==> flow/design.v <==
`timescale 1ns/10ps
module  CED(
  input  clk,
  input  rst,
  input  enable,
  output reg ird,
  input  [7:0] idata,	
  output reg [13:0] iaddr,
  output reg cwr_mag_0,
  output reg [12:0] cdata_mag_wr0,
  output reg crd_mag_0,
  input  [12:0] cdata_mag_rd0,
  output reg [13:0] caddr_mag_0,
  output reg cwr_ang_0,
  output reg [12:0] cdata_ang_wr0,
  output reg crd_ang_0,
  input  [12:0] cdata_ang_rd0,
  output reg [13:0] caddr_ang_0,
  output reg cwr1,
  output reg [12:0] cdata_wr1,
  output reg crd1,
  input  [12:0] cdata_rd1,
  output reg [13:0] caddr_1,
  output reg cwr2,
  output reg [12:0] cdata_wr2,
  output reg [13:0] caddr_2,
  output done
);
  parameter INITIAL = 2'd0;
  parameter LAYER0  = 2'd1;
  parameter LAYER1  = 2'd2;
  parameter LAYER2  = 2'd3;
  parameter READ    = 2'd0;
  parameter EXECUTE = 2'd1;
  parameter WRITE   = 2'd2;
  reg  [2:0]  top_cs;
  reg  [2:0]  top_ns;
  reg  [2:0]  inner_cs;
  reg  [2:0]  inner_ns;
  reg  [13:0] p0_addr;  
  reg  [13:0] p1_addr;  
  reg  [12:0] gx_pixel;
  reg  [12:0] gy_pixel;
  reg  [5:0]  read0_cnt;
  reg  [2:0]  read1_cnt;
  reg  [3:0]  read2_cnt;
  reg  [7:0]  row_cnt;
  reg  [7:0]  column_cnt;
  reg         boundary0;
  wire        boundary;
  reg  [12:0] hys_data;
  wire        read_enable;
  wire        skip_to_write;
  wire        skip_to_write0;
  wire        skip_to_write1;
  wire        skip_to_write2;
  wire layer0_done;
  wire layer1_done;
  wire layer2_done;
  wire read0_done;
  wire read1_done;
  wire read2_done;
  wire read_done;
  assign read0_done = (read0_cnt==6'd41);
  assign read1_done = (read1_cnt==3'd6);
  assign read2_done = (read2_cnt==4'd12);
  assign layer0_done = (top_cs==LAYER0 && row_cnt==8'd126);
  assign layer1_done = (top_cs==LAYER1 && row_cnt==8'd126);
  assign layer2_done = (top_cs==LAYER2 && row_cnt==8'd126);
  assign read_enable = (crd_ang_0||crd_mag_0);
  assign boundary = (boundary0 & column_cnt!=0);
  assign read_done = (read0_done||read1_done||read2_done);
  assign skip_to_write0 = (read2_cnt==3 && hys_data>=13'd100);  
  assign skip_to_write1 = (read2_cnt==3 && hys_data<13'd50);    
  assign skip_to_write2 = (read2_cnt>=4 && read2_cnt<=12 && hys_data>=13'd100);    
  assign skip_to_write  = (skip_to_write0||skip_to_write1||skip_to_write2);
  assign done = layer2_done;
  always @(posedge clk, posedge rst) begin
    if (rst) begin
      top_cs <= INITIAL;
    end else begin
      top_cs <= top_ns;
    end
  end
  always @(*) begin
    top_ns=top_cs;
      case (top_cs)
        INITIAL:
          begin
            if (enable) begin
              top_ns=LAYER0;
            end
          end
        LAYER0:
          begin
            if (layer0_done) begin
              top_ns=LAYER1;
            end
          end
        LAYER1:
          begin
            if (layer1_done) begin
              top_ns=LAYER2;
            end
          end
        LAYER2:
          begin
          end
      endcase
  end
  always @(posedge clk, posedge rst) begin
    if (rst) begin
      inner_cs <= READ;
    end else begin
      inner_cs <= inner_ns;
    end
  end
  always @(*) begin
    inner_ns=inner_cs;
      case (inner_cs)
        READ:
          begin
            if (boundary0||skip_to_write) begin
              inner_ns=WRITE;
            end else if (read_done) begin
              inner_ns=EXECUTE;
            end
          end
        EXECUTE:
          begin
            inner_ns=WRITE;
          end
        WRITE:
          begin
            inner_ns=READ;
            if (boundary||layer1_done) begin
              inner_ns=WRITE;
            end
          end
      endcase
  end
  always @(*) begin
    ird=0;
    cwr_ang_0=0;
    cwr_mag_0=0;
    if (top_cs==LAYER0) begin
      case (inner_cs)
        READ:
          begin
            ird=1;
          end
        EXECUTE:
          begin
            ird=1;
          end
        WRITE:
          begin
            ird=1;
            cwr_ang_0=1;
            cwr_mag_0=1;
          end
      endcase
    end
  end
  always @(*) begin
    cwr1=0;
    crd_ang_0=0;
    crd_mag_0=0;
    if (top_cs==LAYER1) begin
      case (inner_cs)
        READ:
          begin
            crd_ang_0=1;
            crd_mag_0=1;
          end
        EXECUTE:
          begin
          end
        WRITE:
          begin
            cwr1=1;
          end
      endcase
    end
  end
  always @(*) begin
    crd1=0;
    cwr2=0;
    if (top_cs==LAYER2) begin
      case (inner_cs)
        READ:
          begin
            crd1=1;
          end
        EXECUTE:
          begin
          end
        WRITE:
          begin
            cwr2=1;
          end
      endcase
    end
  end
  wire [7:0] column_cnt_up;
  assign column_cnt_up = column_cnt+1;
  always @(posedge clk, posedge rst) begin
    if (rst) begin
      column_cnt <= 0;
    end else begin
      if (layer1_done) begin
        column_cnt <= 0;
      end else if (column_cnt!=8'd125 && inner_cs==WRITE) begin
        column_cnt <= column_cnt_up;
      end else if (column_cnt==8'd125 && inner_cs==WRITE) begin
        column_cnt <= 0;
      end
    end
  end
  wire [7:0] row_cnt_up;
  assign row_cnt_up = row_cnt+1;
  always @(posedge clk, posedge rst) begin
    if (rst) begin
      row_cnt <= 0;
    end else begin
      if (layer0_done||layer1_done) begin
        row_cnt <= 0;
      end else if (column_cnt!=8'd125 && inner_cs==WRITE) begin 
        row_cnt <= row_cnt;
      end else if (column_cnt==8'd125 && inner_cs==WRITE) begin
        row_cnt <= row_cnt_up;
      end
    end
  end
  wire [5:0] read0_cnt_up;
  assign read0_cnt_up = read0_cnt+1;
  always @(posedge clk, posedge rst) begin
    if (rst) begin
      read0_cnt <= 0;
    end else begin
      if (ird && read0_cnt!=6'd41) begin
        read0_cnt <= read0_cnt_up;
      end else if (ird && read0_cnt==6'd41) begin
        read0_cnt <= 0;
      end
    end
  end
  wire [2:0] read1_cnt_up;
  assign read1_cnt_up = read1_cnt+1;
  always @(posedge clk, posedge rst) begin
    if (rst) begin
      read1_cnt <= 0;
    end else begin
      if (read_enable && read1_cnt!=3'd6) begin
        read1_cnt <= read1_cnt_up;
      end else if (read_enable && read1_cnt==3'd6) begin
        read1_cnt <= 0;
      end
    end
  end
  wire [3:0] read2_cnt_up;
  assign read2_cnt_up = read2_cnt+1;
  always @(posedge clk, posedge rst) begin
    if (rst) begin
      read2_cnt <= 0;
    end else begin
      if (skip_to_write) begin
        read2_cnt <= 0;
      end else begin
        if (crd1 && read2_cnt!=4'd12) begin
          read2_cnt <= read2_cnt_up;
        end else if (crd1 && read2_cnt==4'd12) begin
          read2_cnt <= 0;
        end
      end
    end
  end
  wire [13:0] p0_addr_cnt_up; 
  wire [13:0] p0_addr_cnt_up3;
  assign p0_addr_cnt_up  = p0_addr+1;
  assign p0_addr_cnt_up3 = p0_addr+3;
  always @(posedge clk, posedge rst) begin
    if (rst) begin
      p0_addr <= 14'd129;
    end else begin
      if (read0_cnt==6'd8 && column_cnt!=8'd125) begin
        p0_addr <= p0_addr_cnt_up;
      end else if (read0_cnt==6'd8 && column_cnt==8'd125) begin
        p0_addr <= p0_addr_cnt_up3;
      end
    end
  end
  wire [13:0] p1_addr_cnt_up; 
  assign p1_addr_cnt_up  = p1_addr+1;
  always @(posedge clk, posedge rst) begin
    if (rst) begin
      p1_addr <= 14'd126;
    end else begin
      if (layer1_done) begin
        p1_addr <= 14'd126;
      end else if (top_cs>=LAYER1 && inner_cs==WRITE && row_cnt>=8'd1) begin
        p1_addr <= p1_addr_cnt_up;
      end
    end
  end
  wire [13:0] p0_addr1; 
  reg  [14:0] var1;
  assign p0_addr1=p0_addr+var1;  
  always @(*) begin
    var1 = 0;
    case (read0_cnt)
      0:  
        begin
          var1 = -14'd129;
        end
      1:  
        begin
          var1 = -14'd128;
        end
      2:  
        begin
          var1 = -14'd127;
        end
      3:  
        begin
          var1 = -14'd1;
        end
      4:  
        begin
          var1 = 0;
        end
      5:  
        begin
          var1 = 14'd1;
        end
      6:  
        begin
          var1 = 14'd127;
        end
      7:  
        begin
          var1 = 14'd128;
        end
      8:  
        begin
          var1 = 14'd129;
        end
    endcase
  end
  wire [13:0] p1_addr1;
  reg [14:0] var2;
  assign p1_addr1=p1_addr+var2;  
  always @(*) begin
    var2 = 0;
    case (read1_cnt)
      3:
        begin
          if (cdata_ang_rd0==13'd0) begin
            var2 = -14'd1;
          end else if (cdata_ang_rd0==13'd135) begin
            var2 = -14'd127;
          end else if (cdata_ang_rd0==13'd90) begin
            var2 = -14'd126;
          end else begin  
            var2 = -14'd125;
          end
        end
      4:
        begin
          if (cdata_ang_rd0==13'd0) begin
            var2 = 14'd1;
          end else if (cdata_ang_rd0==13'd135) begin
            var2 = 14'd127;
          end else if (cdata_ang_rd0==13'd90) begin
            var2 = 14'd126;
          end else begin  
            var2 = 14'd125;
          end
        end
    endcase
    if (hys_data>=13'd50 && hys_data<13'd100) begin
      case (read2_cnt)
        3: 
          begin
            var2 = -14'd127;
          end
        4: 
          begin
            var2 = -14'd126;
          end
        5: 
          begin
            var2 = -14'd125;
          end
        6: 
          begin
            var2 = -14'd1;
          end
        7: 
          begin
            var2 = 14'd1;
          end
        8: 
          begin
            var2 = 14'd125;
          end
        9: 
          begin
            var2 = 14'd126;
          end
        10: 
          begin
            var2 = 14'd127;
          end
      endcase
    end
  end
  always @(posedge clk, posedge rst) begin
    if (rst) begin
      iaddr<=0;
    end else begin
      if (ird) begin
        case (read0_cnt)
          0:
            begin
              iaddr<=p0_addr1;
            end
          1: 
            begin
              iaddr<=p0_addr1;
            end
          2:
            begin
              iaddr<=p0_addr1;
            end
          3:
            begin
              iaddr<=p0_addr1;
            end
          4:
            begin
              iaddr<=p0_addr1;
            end
          5:
            begin
              iaddr<=p0_addr1;
            end
          6:
            begin
              iaddr<=p0_addr1;
            end
          7:
            begin
              iaddr<=p0_addr1;
            end
          8:
            begin
              iaddr<=p0_addr1;
            end 
        endcase
      end
    end
  end
  reg  [9:0] idata_buffer_x;  
  wire [8:0] idata_mul2;
  assign idata_mul2 = idata<<1;
  always @(posedge clk, posedge rst) begin
    if (rst) begin
      idata_buffer_x <= 0;
    end else begin
      if (layer0_done) begin
        idata_buffer_x <= 0;
      end else if (ird) begin
        case (read0_cnt)
          2:
            begin
              idata_buffer_x <= -idata;
            end
          3:
            begin
              idata_buffer_x <= 0;
            end
          4:
            begin
              idata_buffer_x <= idata;
            end
          5:
            begin
              idata_buffer_x <= -idata_mul2;
            end
          6:
            begin
              idata_buffer_x <= 0;
            end
          7:
            begin
              idata_buffer_x <= idata_mul2;
            end
          8:
            begin
              idata_buffer_x <= -idata;
            end
          9:
            begin
              idata_buffer_x <= 0;
            end 
          10:
            begin
              idata_buffer_x <= idata;
            end 
        endcase
      end
    end
  end
  reg  [9:0] idata_buffer_y;  
  always @(posedge clk, posedge rst) begin
    if (rst) begin
      idata_buffer_y <= 0;
    end else begin
      if (layer0_done) begin
        idata_buffer_y <= 0;
      end else if (ird) begin
        case (read0_cnt)
          2:
            begin
              idata_buffer_y <= -idata;
            end
          3:
            begin
              idata_buffer_y <= -idata_mul2;
            end
          4:
            begin
              idata_buffer_y <= -idata;
            end
          5:
            begin
              idata_buffer_y <= 0;
            end
          6:
            begin
              idata_buffer_y <= 0;
            end
          7:
            begin
              idata_buffer_y <= 0;
            end
          8:
            begin
              idata_buffer_y <= idata;
            end
          9:
            begin
              idata_buffer_y <= idata_mul2;
            end 
          10:
            begin
              idata_buffer_y <= idata;
            end 
        endcase
      end
    end
  end
  wire [12:0] gx_pixel_sum;  
  assign gx_pixel_sum = $signed(gx_pixel)+$signed(idata_buffer_x);
  always @(posedge clk, posedge rst) begin
    if (rst) begin
      gx_pixel <= 0;
    end else begin
      if (read0_cnt>=6'd3) begin
        gx_pixel <= gx_pixel_sum;
      end else begin
        gx_pixel <= 0;
      end
    end
  end
  wire [12:0] gy_pixel_sum;  
  assign gy_pixel_sum = $signed(gy_pixel)+$signed(idata_buffer_y);
  always @(posedge clk, posedge rst) begin
    if (rst) begin
      gy_pixel <= 0;
    end else begin
      if (read0_cnt>=6'd3) begin
        gy_pixel <= gy_pixel_sum;
      end else begin
        gy_pixel <= 0;
      end
    end
  end
  reg  [12:0] mag0;
  wire [12:0] absolute_gx;
  wire [12:0] absolute_gy;
  wire [12:0] absolute_sum;
  assign absolute_gx = (gx_pixel_sum[12]==1)?(~gx_pixel_sum)+1:gx_pixel_sum; 
  assign absolute_gy = (gy_pixel_sum[12]==1)?(~gy_pixel_sum)+1:gy_pixel_sum; 
  assign absolute_sum = absolute_gx + absolute_gy;
  always @(posedge clk, posedge rst) begin
    if (rst) begin
      mag0 <= 0;
    end else begin
      mag0 <= absolute_sum;
    end
  end
  always @(posedge clk, posedge rst) begin
    if (rst) begin
      cdata_mag_wr0 <= 0;
    end else begin
      if (read0_cnt==12) begin
        cdata_mag_wr0 <= mag0;
      end
    end
  end
  wire [13:0] caddr_mag_0_cnt_up;
  assign caddr_mag_0_cnt_up = caddr_mag_0+1;
  always @(posedge clk, posedge rst) begin
    if (rst) begin
      caddr_mag_0 <= 0;
    end else begin
      if (cwr_mag_0) begin
        caddr_mag_0 <= caddr_mag_0_cnt_up;
      end else if (crd_mag_0) begin
        caddr_mag_0 <= p1_addr1;
      end
    end
  end
  wire [28:0] gy_pixel_sum_shf16 = gy_pixel_sum<<16;
  wire [28:0] div_out;
  divider2 div(
    .clk(clk),
    .rst(rst),
    .dividend(gy_pixel_sum_shf16),
    .divisor(gx_pixel_sum),
    .read0_cnt(read0_cnt),
    .out(div_out)
  );
  reg  [28:0] temp_result;
  always @(posedge clk, posedge rst) begin
    if (rst) begin
      temp_result <= 0;
    end else begin
      if (read0_cnt==6'd41) begin
        temp_result <= div_out;
      end
    end
  end
  reg ang_is_0;
  reg ang_is_90;
  always @(posedge clk, posedge rst) begin
    if (rst) begin
      ang_is_0 <= 0;
    end else begin
      if (read0_cnt==11) begin
        if (gy_pixel_sum==0 && gx_pixel_sum==0) begin
          ang_is_0 <= 1;
        end else begin
          ang_is_0 <= 0;
        end
      end
    end
  end
  always @(posedge clk, posedge rst) begin
    if (rst) begin
      ang_is_90 <= 0;
    end else begin
      if (read0_cnt==11) begin
        if (gy_pixel_sum!=0 && gx_pixel_sum==0) begin
          ang_is_90 <= 1;
        end else begin
          ang_is_90 <= 0;
        end
      end
    end
  end
  reg  [12:0] ang;
  always @(posedge clk, posedge rst) begin
    if (rst) begin
      ang <= 13'd0;
    end else begin
      if (ang_is_0) begin
        ang <= 13'd0;
      end else if (ang_is_90) begin
        ang <= 13'd90;
      end else begin
        if ($signed(temp_result)<$signed(29'h00006A09)&&$signed(temp_result)>$signed(29'h1FFF95F7)) begin
          ang <= 13'd0;
        end else if ($signed(temp_result)>$signed(29'h00006A09)&&$signed(temp_result)<$signed(29'h00026A09)) begin
          ang <= 13'd45;
        end else if ($signed(temp_result)>$signed(29'h00026A09)||$signed(temp_result)<$signed(29'h1FFD95F7)) begin
          ang <= 13'd90;
        end else if ($signed(temp_result)<$signed(29'h1FFF95F7)&&$signed(temp_result)>$signed(29'h1FFD95F7)) begin
          ang <= 13'd135;
        end
      end
    end
  end
  always @(*) begin
    cdata_ang_wr0 = ang;
  end
  wire [13:0] caddr_ang_0_cnt_up;
  assign caddr_ang_0_cnt_up = caddr_ang_0+1;
  always @(posedge clk, posedge rst) begin
    if (rst) begin
      caddr_ang_0 <= 0;
    end else begin
      if (cwr_ang_0) begin
        caddr_ang_0 <= caddr_ang_0_cnt_up;
      end else if (crd_ang_0) begin
        caddr_ang_0 <= p1_addr;
      end
    end
  end
  reg [12:0] mag1_0;
  reg [12:0] mag1_1;
  reg [12:0] mag1_2;
  always @(posedge clk, posedge rst) begin
    if (rst) begin
      mag1_0 <= 0;
    end else begin
      if (read1_cnt==3'd4) begin
        mag1_0 <= cdata_mag_rd0;
      end
    end
  end
  always @(posedge clk, posedge rst) begin
    if (rst) begin
      mag1_1 <= 0;
    end else begin
      if (read1_cnt==3'd5) begin
        mag1_1 <= cdata_mag_rd0;
      end
    end
  end
  always @(posedge clk, posedge rst) begin
    if (rst) begin
      mag1_2 <= 0;
    end else begin
      if (read1_cnt==3'd6) begin
        mag1_2 <= cdata_mag_rd0;
      end
    end
  end
  always @(*) begin
    boundary0 = 0;
    if (top_cs>=LAYER1) begin
      if (row_cnt==0||row_cnt==8'd125||column_cnt==0||column_cnt==8'd125) begin
        boundary0 = 1;
      end
    end
  end
  always @(*) begin
    cdata_wr1 = 0;
    if (boundary0) begin
      cdata_wr1 = 0;
    end else begin
      if (mag1_0>=mag1_1 && mag1_0>=mag1_2) begin
        cdata_wr1 = mag1_0;
      end
    end
  end
  wire [13:0] caddr_1_cnt_up;
  assign caddr_1_cnt_up = caddr_1+1;
  always @(posedge clk, posedge rst) begin
    if (rst) begin
      caddr_1 <= 0;
    end else begin
      if (cwr1) begin
        caddr_1 <= caddr_1_cnt_up;
      end else if (crd1) begin
        caddr_1 <= p1_addr1;
      end 
    end
  end
  always @(posedge clk, posedge rst) begin
    if (rst) begin
      hys_data <= 0;
    end else begin
      if (read2_cnt>=3'd2) begin
        if (cdata_rd1>=hys_data) begin
          hys_data <= cdata_rd1;
        end
      end else if (read2_cnt==3'd1) begin
        hys_data <= 0;
      end
    end
  end
  always @(*) begin
    cdata_wr2 = 0;
    if (boundary0) begin
      cdata_wr2 = 0;
    end else begin
      if (hys_data>=13'd100) begin
        cdata_wr2 = 13'd255;
      end else if (hys_data<13'd50) begin
        cdata_wr2 = 0;
      end 
    end
  end
  wire [13:0] caddr_2_cnt_up;
  assign caddr_2_cnt_up = caddr_2+1;
  always @(posedge clk, posedge rst) begin
    if (rst) begin
      caddr_2 <= 0;
    end else begin
      if (cwr2) begin
        caddr_2 <= caddr_2_cnt_up;
      end
    end
  end
endmodule
module divider2 (
  input                clk,
  input                rst,
  input      [28:0]    dividend,   
  input      [12:0]    divisor,    
  input      [5:0]     read0_cnt,
  output reg [28:0]    out
);
  parameter S0  = 0;
  parameter S1  = 1;
  parameter S2  = 2;
  parameter S3  = 3;
  parameter S4  = 4;
  parameter S5  = 5;
  parameter S6  = 6;
  parameter S7  = 7;
  parameter S8  = 8;
  parameter S9  = 9;
  parameter S10 = 10;
  parameter S11 = 11;
  parameter S12 = 12;
  parameter S13 = 13;
  parameter S14 = 14;
  parameter S15 = 15;
  parameter S16 = 16;
  parameter S17 = 17;
  parameter S18 = 18;
  parameter S19 = 19;
  parameter S20 = 20;
  parameter S21 = 21;
  parameter S22 = 22;
  parameter S23 = 23;
  parameter S24 = 24;
  parameter S25 = 25;
  parameter S26 = 26;
  parameter S27 = 27;
  parameter S28 = 28;
  reg [4:0]  div_cs;
  reg [4:0]  div_ns;
  reg        sign;
  reg [28:0] udividend;  
  reg [12:0] udivisor;   
  reg [13:0] udividend_reg;
  reg [28:0] merchant;
  reg [12:0] remainder;
  always @(posedge clk, posedge rst) begin
    if (rst) begin
      div_cs <= S0;
    end else begin
      if (read0_cnt>=12 && read0_cnt<41) begin
        div_cs <= div_ns;
      end else begin
        div_cs <= S0;
      end
    end
  end
  always @(*) begin
    div_ns = div_cs;
    case (div_cs)
      S0:
        begin
          div_ns = S1;
        end
      S1:
        begin
          div_ns = S2;
        end
      S2:
        begin
          div_ns = S3;
        end
      S3:
        begin
          div_ns = S4;
        end
      S4:
        begin
          div_ns = S5;
        end
      S5:
        begin
          div_ns = S6;
        end
      S6:
        begin
          div_ns = S7;
        end
      S7:
        begin
          div_ns = S8;
        end
      S8:
        begin
          div_ns = S9;
        end
      S9:
        begin
          div_ns = S10;
        end
      S10:
        begin
          div_ns = S11;
        end
      S11:
        begin
          div_ns = S12;
        end
      S12:
        begin
          div_ns = S13;
        end
      S13:
        begin
          div_ns = S14;
        end
      S14:
        begin
          div_ns = S15;
        end
      S15:
        begin
          div_ns = S16;
        end
      S16:
        begin
          div_ns = S17;
        end
      S17:
        begin
          div_ns = S18;
        end
      S18:
        begin
          div_ns = S19;
        end
      S19:
        begin
          div_ns = S20;
        end
      S20:
        begin
          div_ns = S21;
        end
      S21:
        begin
          div_ns = S22;
        end
      S22:
        begin
          div_ns = S23;
        end
      S23:
        begin
          div_ns = S24;
        end
      S24:
        begin
          div_ns = S25;
        end
      S25:
        begin
          div_ns = S26;
        end
      S26:
        begin
          div_ns = S27;
        end
      S27:
        begin
          div_ns = S28;
        end
      S28:
        begin
          div_ns = S0;
        end
    endcase
  end
  reg [28:0] udividend0;
  reg [12:0] udivisor0;
  always @(*) begin
    udividend0 = (dividend[28]==1) ? ~(dividend)+1 : dividend;
    udivisor0 = (divisor[12]==1)  ? ~(divisor)+1  : divisor;  
  end
  always @(posedge clk, posedge rst) begin
    if (rst) begin
      udividend <= 0;
      udivisor  <= 0;
    end else begin
      if (read0_cnt==11) begin
        udividend <= udividend0;
        udivisor  <= udivisor0;
      end
    end
  end
  always @(*) begin
    udividend_reg = 0;
    case (div_cs)
      S0:
        begin
          udividend_reg = udividend[28];
        end
      S1:
        begin
          udividend_reg = {remainder, udividend[27]};
        end
      S2:
        begin
          udividend_reg = {remainder, udividend[26]};
        end
      S3:
        begin
          udividend_reg = {remainder, udividend[25]};
        end
      S4:
        begin
          udividend_reg = {remainder, udividend[24]};
        end
      S5:
        begin
          udividend_reg = {remainder, udividend[23]};
        end
      S6:
        begin
          udividend_reg = {remainder, udividend[22]};
        end
      S7:
        begin
          udividend_reg = {remainder, udividend[21]};
        end
      S8:
        begin
          udividend_reg = {remainder, udividend[20]};
        end
      S9:
        begin
          udividend_reg = {remainder, udividend[19]};
        end
      S10:
        begin
          udividend_reg = {remainder, udividend[18]};
        end
      S11:
        begin
          udividend_reg = {remainder, udividend[17]};
        end
      S12:
        begin
          udividend_reg = {remainder, udividend[16]};
        end
      S13:
        begin
          udividend_reg = {remainder, udividend[15]};
        end
      S14:
        begin
          udividend_reg = {remainder, udividend[14]};
        end
      S15:
        begin
          udividend_reg = {remainder, udividend[13]};
        end
      S16:
        begin
          udividend_reg = {remainder, udividend[12]};
        end
      S17:
        begin
          udividend_reg = {remainder, udividend[11]};
        end
      S18:
        begin
          udividend_reg = {remainder, udividend[10]};
        end
      S19:
        begin
          udividend_reg = {remainder, udividend[9]};
        end
      S20:
        begin
          udividend_reg = {remainder, udividend[8]};
        end
      S21:
        begin
          udividend_reg = {remainder, udividend[7]};
        end
      S22:
        begin
          udividend_reg = {remainder, udividend[6]};
        end
      S23:
        begin
          udividend_reg = {remainder, udividend[5]};
        end
      S24:
        begin
          udividend_reg = {remainder, udividend[4]};
        end
      S25:
        begin
          udividend_reg = {remainder, udividend[3]};
        end
      S26:
        begin
          udividend_reg = {remainder, udividend[2]};
        end
      S27:
        begin
          udividend_reg = {remainder, udividend[1]};
        end
      S28:
        begin
          udividend_reg = {remainder, udividend[0]};
        end
    endcase
  end
  wire [28:0] merchant_shf;
  wire [28:0] merchant_shf_up;
  assign merchant_shf = (merchant<<1);
  assign merchant_shf_up = (merchant<<1)+1;
  always @(posedge clk, posedge rst) begin
    if (rst) begin
      merchant <= 0;
    end else begin
      if (read0_cnt==41) begin
        merchant <= 0;
      end else begin
        if (udividend_reg>=udivisor && read0_cnt>=12) begin
          merchant <= merchant_shf_up;   
        end else begin
          merchant <= merchant_shf;      
        end
      end
    end
  end
  wire [12:0] remainder0;
  assign remainder0 = udividend_reg-udivisor;
  always @(posedge clk, posedge rst) begin
    if (rst) begin
      remainder <= 0;
    end else begin
      remainder <= udividend_reg;
      if (udividend_reg>=udivisor) begin
        remainder <= remainder0;  
      end
    end
  end
  wire sign_bit = dividend[28]^divisor[12];
  always @(posedge clk, posedge rst) begin
    if (rst) begin
      sign <= 0;
    end else begin
      if (read0_cnt==11) begin
        sign <= sign_bit;
      end
    end
  end
  always @(*) begin
    out = (sign==1) ? (~merchant)+1 : merchant;
  end
endmodule
======== Reports on CED ========
Tool output for the design above, in the order of the flow.
Line numbers count from 1 in the design file above.
Operators: Yosys type, input widths -> output width; for muxes data width and select width s.
Cell names lack the library's common part.
A cell with - has no value.
inputs
  top ..................................... CED
  clock ................................... clk
  library ................................. sky130hd
  timing corner ........................... tt_025C_1v80

======== After elaboration ========
Counts by Yosys on the flattened word-level netlist (proc, flatten, opt, wreduce; memories kept). Register bits leave out memories and registers merged into their read ports (data or address). Print and check cells are left out.
Memory sizes are those after Yosys's memory passes, which may raise the word count (mostly to a power of two), join words into wider ones and drop unused or constant bits.
bit counts
  flip-flop bits (word level) ............. 391
  bits in latches ......................... 0
  bits in writable memories ............... 0
  ROM bits ................................ 240
  word width x clocked read ports ......... 0
  memories ................................ 1
  output and inout bits ................... 131
  cells after elaboration ................. 336
operators by class
  add/sub/neg operators ................... 25
  multiply operators ...................... 0
  divide/modulo/power cells ............... 0
  magnitude comparators ................... 24
  eq/ne operators ......................... 79
  shift-type cells ........................ 0
  muxes and demuxes ....................... 85
  bitwise operators ....................... 6
  reduce/logical cells .................... 82
memories
  memory           words  width  rd ports  write ports  line  RTL
  (no name shown)  16     15     1         0            311   case (read0_cnt)
operators with widths
  kind                   number
  $pmux 14 s29           1
  $mux 13                16
  $mux 14                12
  $pmux 5 s29            1
  $mux 29                4
  $pmux 14 s8            1
  $pmux 10 s5            2
  $add 29x1->29 const B  3
  $add 14x1->14 const B  6
  $eq 5x5->1 const B     13
  $mux 8                 8
  $gt 29x16->1 const B   2
  $lt 29x16->1 const B   2
  $gt 29x19->1 const B   2
  $lt 29x19->1 const B   2
  $not 29->29            2
  $eq 5x4->1 const B     8
  $mux 10                4
  $ge 13x13->1           3
  $logic_not 13->1       3
  $ne 30x30->1 const B   1
  $eq 6x4->1 const B     5
  $logic_and 1x1->1      28
  $add 14x14->14         2
  $pmux 14 s2            1
  $add 13x1->13 const B  2
  $add 13x10->13         2
  $not 13->13            2
Other operator kinds: 71; their cells: 163.

======== Logic depth ========
Longest topological path by Yosys (ltp), each cell counted once; first at word level (registers and memories cut), then after technology mapping (sequential cells cut; the memories' decode and read muxes count).
logic depth
  depth after elaboration ................. 10
  ABC_AREA ................................ 0
  gate-level depth with buffers ........... 23
  gate-level depth less buffers ........... 22

======== Netlist ========
Source: synth_stat.txt of the flow (Yosys; design flattened, memories mapped). It holds for the ABC_AREA given above (unset counts as 0); a run with the other value may have another netlist.
Totals and module areas in this step are rounded.
mapped netlist
  mapped cells ............................ 2352
  cell area after synthesis ............... 22500 um^2
  sequential area ......................... 9850 um^2
  mapped flip-flops ....................... 393
  buffer cells ............................ 96
cell types
  cell type  number  total area (um^2)
  dfrtp_1    382     9.56E+03
  ha_1       145     1814.24
  mux2_2     90      1.01E+03
  o21ai_0    168     840.806
  a21oi_1    159     795.763
  xnor2_1    89      779.498
  nand2_1    188     705.677
  nor2_1     182     683.155
  xor2_1     76      665.638
  and2_1     91      569.296
  inv_1      132     495.475
  nand3_1    75      375.36
  dfstp_2    11      289.027
  nor3_1     52      260.25
  clkbuf_1   64      240.23
  a21o_1     27      202.694
  nand4_1    29      181.424
  and3_1     28      175.168
Other cell types: 65; their cells: 364.
By module: a second synthesis without flattening, with its own total; a netlist apart from the flattened one above.
second synthesis, totals
  cell total of the unflattened synthesis .. 2532
  area (unflattened synthesis) ............ 24200 um^2
Rows give one instance, submodules left out.
modules
  module    instances  cells  area (um^2)  sequential area (um^2)
  CED       1          1909   18000        7390
  divider2  1          623    6160         2850

======== Timing after synthesis ========
Path of least setup slack by OpenSTA after synthesis, without wires, with an ideal clock, recovery checks aside; 20% of the period is set as input and as output delay. Where synthesis merged equal registers, the netlist keeps one of their names.
timing post-synthesis
  path kind ............................... flip-flop to flip-flop
  from .................................... reg idata_buffer_y[0]
  to ...................................... reg mag0[12]
  period .................................. 5000 ps
  setup time .............................. 130 ps
  launch time at the first pin ............ 0 ps
  arrival ................................. 4483 ps
  required time ........................... 4870 ps
  slack ................................... 387 ps
  path delay .............................. 4613 ps
  stages .................................. 23
  buffers on the path ..................... 1
  synthesis period reached ................ 4613 ps
"path delay" = arrival - input delay + setup time.
"stages" counts driving pins, that of a launching flip-flop among them; a cell with two outputs on the path counts twice.
"synthesis period reached" is the clock period less the worst setup slack; recovery checks do not enter. This is arithmetic on one report: input and output delays are still those of the set period (20% each).
The rows between start and end are the longest chain of elaborated cells between them; the timing report does not say that the signal goes this way. Where chains are equally long, one stands for them.
Each line given opens the expression or statement behind the cell; cells for indexed reads and writes are added by Yosys, which also makes memories of some case tables.
At most two assigning lines are given for a register; there are more.
on the way, post-synthesis
  cell sequence ........................... dfrtp_1 -> ha_1 -> inv_1 -> fa_1 -> nand2b_1 -> a21oi_1 -> nor4b_1 -> nor3b_1 -> a221oi_2 -> xnor2_1 -> clkbuf_1 -> mux2i_1 -> fa_1 -> a21o_1 -> a21oi_1 -> o21bai_1 -> a21oi_1 -> o21bai_1 -> a21oi_1 -> nor2b_1 -> a221oi_2 -> o31ai_1 -> xnor2_1
  cells in the longest elaborated chain ... 5
  elaborated cells on any way between the ends .. 5
  RTL lines with such cells ............... 3
  classes of those cells .................. 3 x add/sub; 1 x mux; 1 x logic
RTL lines, path post-synthesis
  item                line  RTL
  start: declaration  515   reg  [9:0] idata_buffer_y;
  start: assignment   526   idata_buffer_y <= -idata;
  start: assignment   530   idata_buffer_y <= -idata_mul2;
  $add 13x10->13      578   assign gy_pixel_sum = $signed(gy_pixel)+$signed(idata_buffer_y);
  $not 13->13         595   assign absolute_gy = (gy_pixel_sum[12]==1)?(~gy_pixel_sum)+1:gy_pixel_sum;
  $add 13x1->13       595
  $mux 13             595
  $add 13x13->13      596   assign absolute_sum = absolute_gx + absolute_gy;
  end: assignment     599   mag0 <= 0;
  end: assignment     601   mag0 <= absolute_sum;
  end: declaration    590   reg  [12:0] mag0;
Some nets on the timed path still bear RTL names; the line given drives or declares the net.
named nets, post-synthesis
  signal          line
  absolute_gy[1]  595

======== Worst path after layout ========
From the final timing report of stored run 5: the path of least setup slack in the routed layout; clock arrival at registers is part of the times.
The report prints the path's times to 10 ps; the period is as set.
timing after layout
  path kind ............................... flip-flop to output port
  from .................................... reg mag1_0[1]
  to ...................................... out cdata_wr1[8]
  period .................................. 4760 ps
  launch time at the first pin ............ 560 ps
  arrival ................................. 3980 ps
  required time ........................... 3810 ps
  slack ................................... -170 ps
  stages .................................. 14
  buffers on the path ..................... 1
The rows between start and end are the longest chain of elaborated cells between them; the timing report does not say that the signal goes this way. Where chains are equally long, one stands for them.
on the way, after layout
  cell sequence ........................... dfrtp_1 -> ha_1 -> nor2b_1 -> o21a_1 -> o21a_1 -> o21a_1 -> o21a_1 -> o21a_1 -> o21ai_0 -> nand2b_1 -> a2111oi_1 -> nor3_2 -> and2_1 -> clkdlybuf4s50_1
  cells in the longest elaborated chain ... 4
  elaborated cells on any way between the ends .. 5
  RTL lines with such cells ............... 2
  classes of those cells .................. 2 x compare; 2 x mux; 1 x reduce/logical
RTL lines, path after layout
  item                line  RTL
  start: declaration  712   reg [12:0] mag1_0;
  start: assignment   717   mag1_0 <= 0;
  start: assignment   720   mag1_0 <= cdata_mag_rd0;
  $ge 13x13->1        755   if (mag1_0>=mag1_1 && mag1_0>=mag1_2) begin
  $logic_and 1x1->1   755
  $mux 13             755
  $mux 13             752   if (boundary0) begin
  end: declaration    20    output reg [12:0] cdata_wr1,

Add stored flow runs of CED

Measured data: module CED, platform sky130hd, 5 stored runs of the flow under differing settings, order arbitrary. Input and output delays are each 20% of the period that was set; the output load is 0.01 pF.
"period achieved": clock period set for the run, less the worst setup slack. It is reckoned from that one timing run; input and output delays stay at 20% of the period that was set.
"allowed time less slack (worst setup path)" = time allowed to the worst setup path (clock period - input delay - output delay, where it has them) - its slack; a late launch clock adds to it, a late capture clock takes from it.
"overall power" is the tool's figure for a default switching activity; nothing was simulated.
"allowed time less slack (worst setup path)" is given in steps of 10 ps.
The results are shown rounded.

---- stored run 1 ----
settings
  CAP_MARGIN = 10
  CELL_PAD_IN_SITES_DETAIL_PLACEMENT = 1
  CELL_PAD_IN_SITES_GLOBAL_PLACEMENT = 3
  CORE_MARGIN = 9
  CORE_UTILIZATION = 62
  GPL_ROUTABILITY_DRIVEN = 0
  GPL_TIMING_DRIVEN = 0
  MAX_ROUTING_LAYER = met4
  MIN_ROUTING_LAYER = met1
  PLACE_DENSITY_LB_ADDON = 0.22
  SETUP_SLACK_MARGIN = 1.14
  SLEW_MARGIN = 40
  TNS_END_PERCENT = 10
  period_ns = 4.62
results
  incomplete, placement halted on FLW-0024

---- stored run 2 ----
settings
  ABC_AREA = 1
  CELL_PAD_IN_SITES_DETAIL_PLACEMENT = 2
  CORE_ASPECT_RATIO = 0.68
  CORE_UTILIZATION = 70
  GPL_TIMING_DRIVEN = 0
  MAX_ROUTING_LAYER = met4
  MIN_ROUTING_LAYER = met1
  PLACE_DENSITY_LB_ADDON = 0.21
  SLEW_MARGIN = 40
  TNS_END_PERCENT = 5
  period_ns = 8.08
  CAP_MARGIN = 20
  CORE_MARGIN = 2
results
  incomplete, placement halted on DPL-0033

---- stored run 3 ----
settings
  CAP_MARGIN = 10
  CELL_PAD_IN_SITES_DETAIL_PLACEMENT = 0
  CELL_PAD_IN_SITES_GLOBAL_PLACEMENT = 3
  CORE_MARGIN = 7
  CORE_UTILIZATION = 62
  GPL_ROUTABILITY_DRIVEN = 0
  GPL_TIMING_DRIVEN = 1
  MAX_ROUTING_LAYER = met4
  MIN_ROUTING_LAYER = met2
  PLACE_DENSITY_LB_ADDON = 0.22
  SETUP_SLACK_MARGIN = -0.47
  SLEW_MARGIN = 40
  TNS_END_PERCENT = 10
  period_ns = 6.26
results
  incomplete, placement halted on FLW-0024

---- stored run 4 ----
settings
  CAP_MARGIN = 10
  CELL_PAD_IN_SITES_DETAIL_PLACEMENT = 0
  CELL_PAD_IN_SITES_GLOBAL_PLACEMENT = 3
  CORE_ASPECT_RATIO = 1.51
  CORE_MARGIN = 9
  CORE_UTILIZATION = 62
  GPL_ROUTABILITY_DRIVEN = 1
  GPL_TIMING_DRIVEN = 0
  MAX_ROUTING_LAYER = met4
  MIN_ROUTING_LAYER = met1
  PLACE_DENSITY = 0.79
  SETUP_SLACK_MARGIN = 1.14
  SLEW_MARGIN = 5
  TNS_END_PERCENT = 10
  period_ns = 4.62
results
  incomplete, placement halted on GPL-0301

---- stored run 5 ----
settings
  SETUP_SLACK_MARGIN = -0.47
  period_ns = 4.76
  CAP_MARGIN = 20
  CORE_MARGIN = 2
  CORE_UTILIZATION = 40
  SLEW_MARGIN = 20
results
  area of the synthesized netlist ......... 22500 um^2
  full die area ........................... 58200 um^2
  utilization after layout ................ 0.48
  worst slack on setup checks ............. -175 ps
  summed negative setup slack ............. -1950 ps
  worst hold slack ........................ 475 ps
  overall power ........................... 7.11 mW
  period achieved ......................... 4935 ps
  allowed time less slack (worst setup path) .. 3980 ps
  class of the worst setup path ........... flip-flop to output port
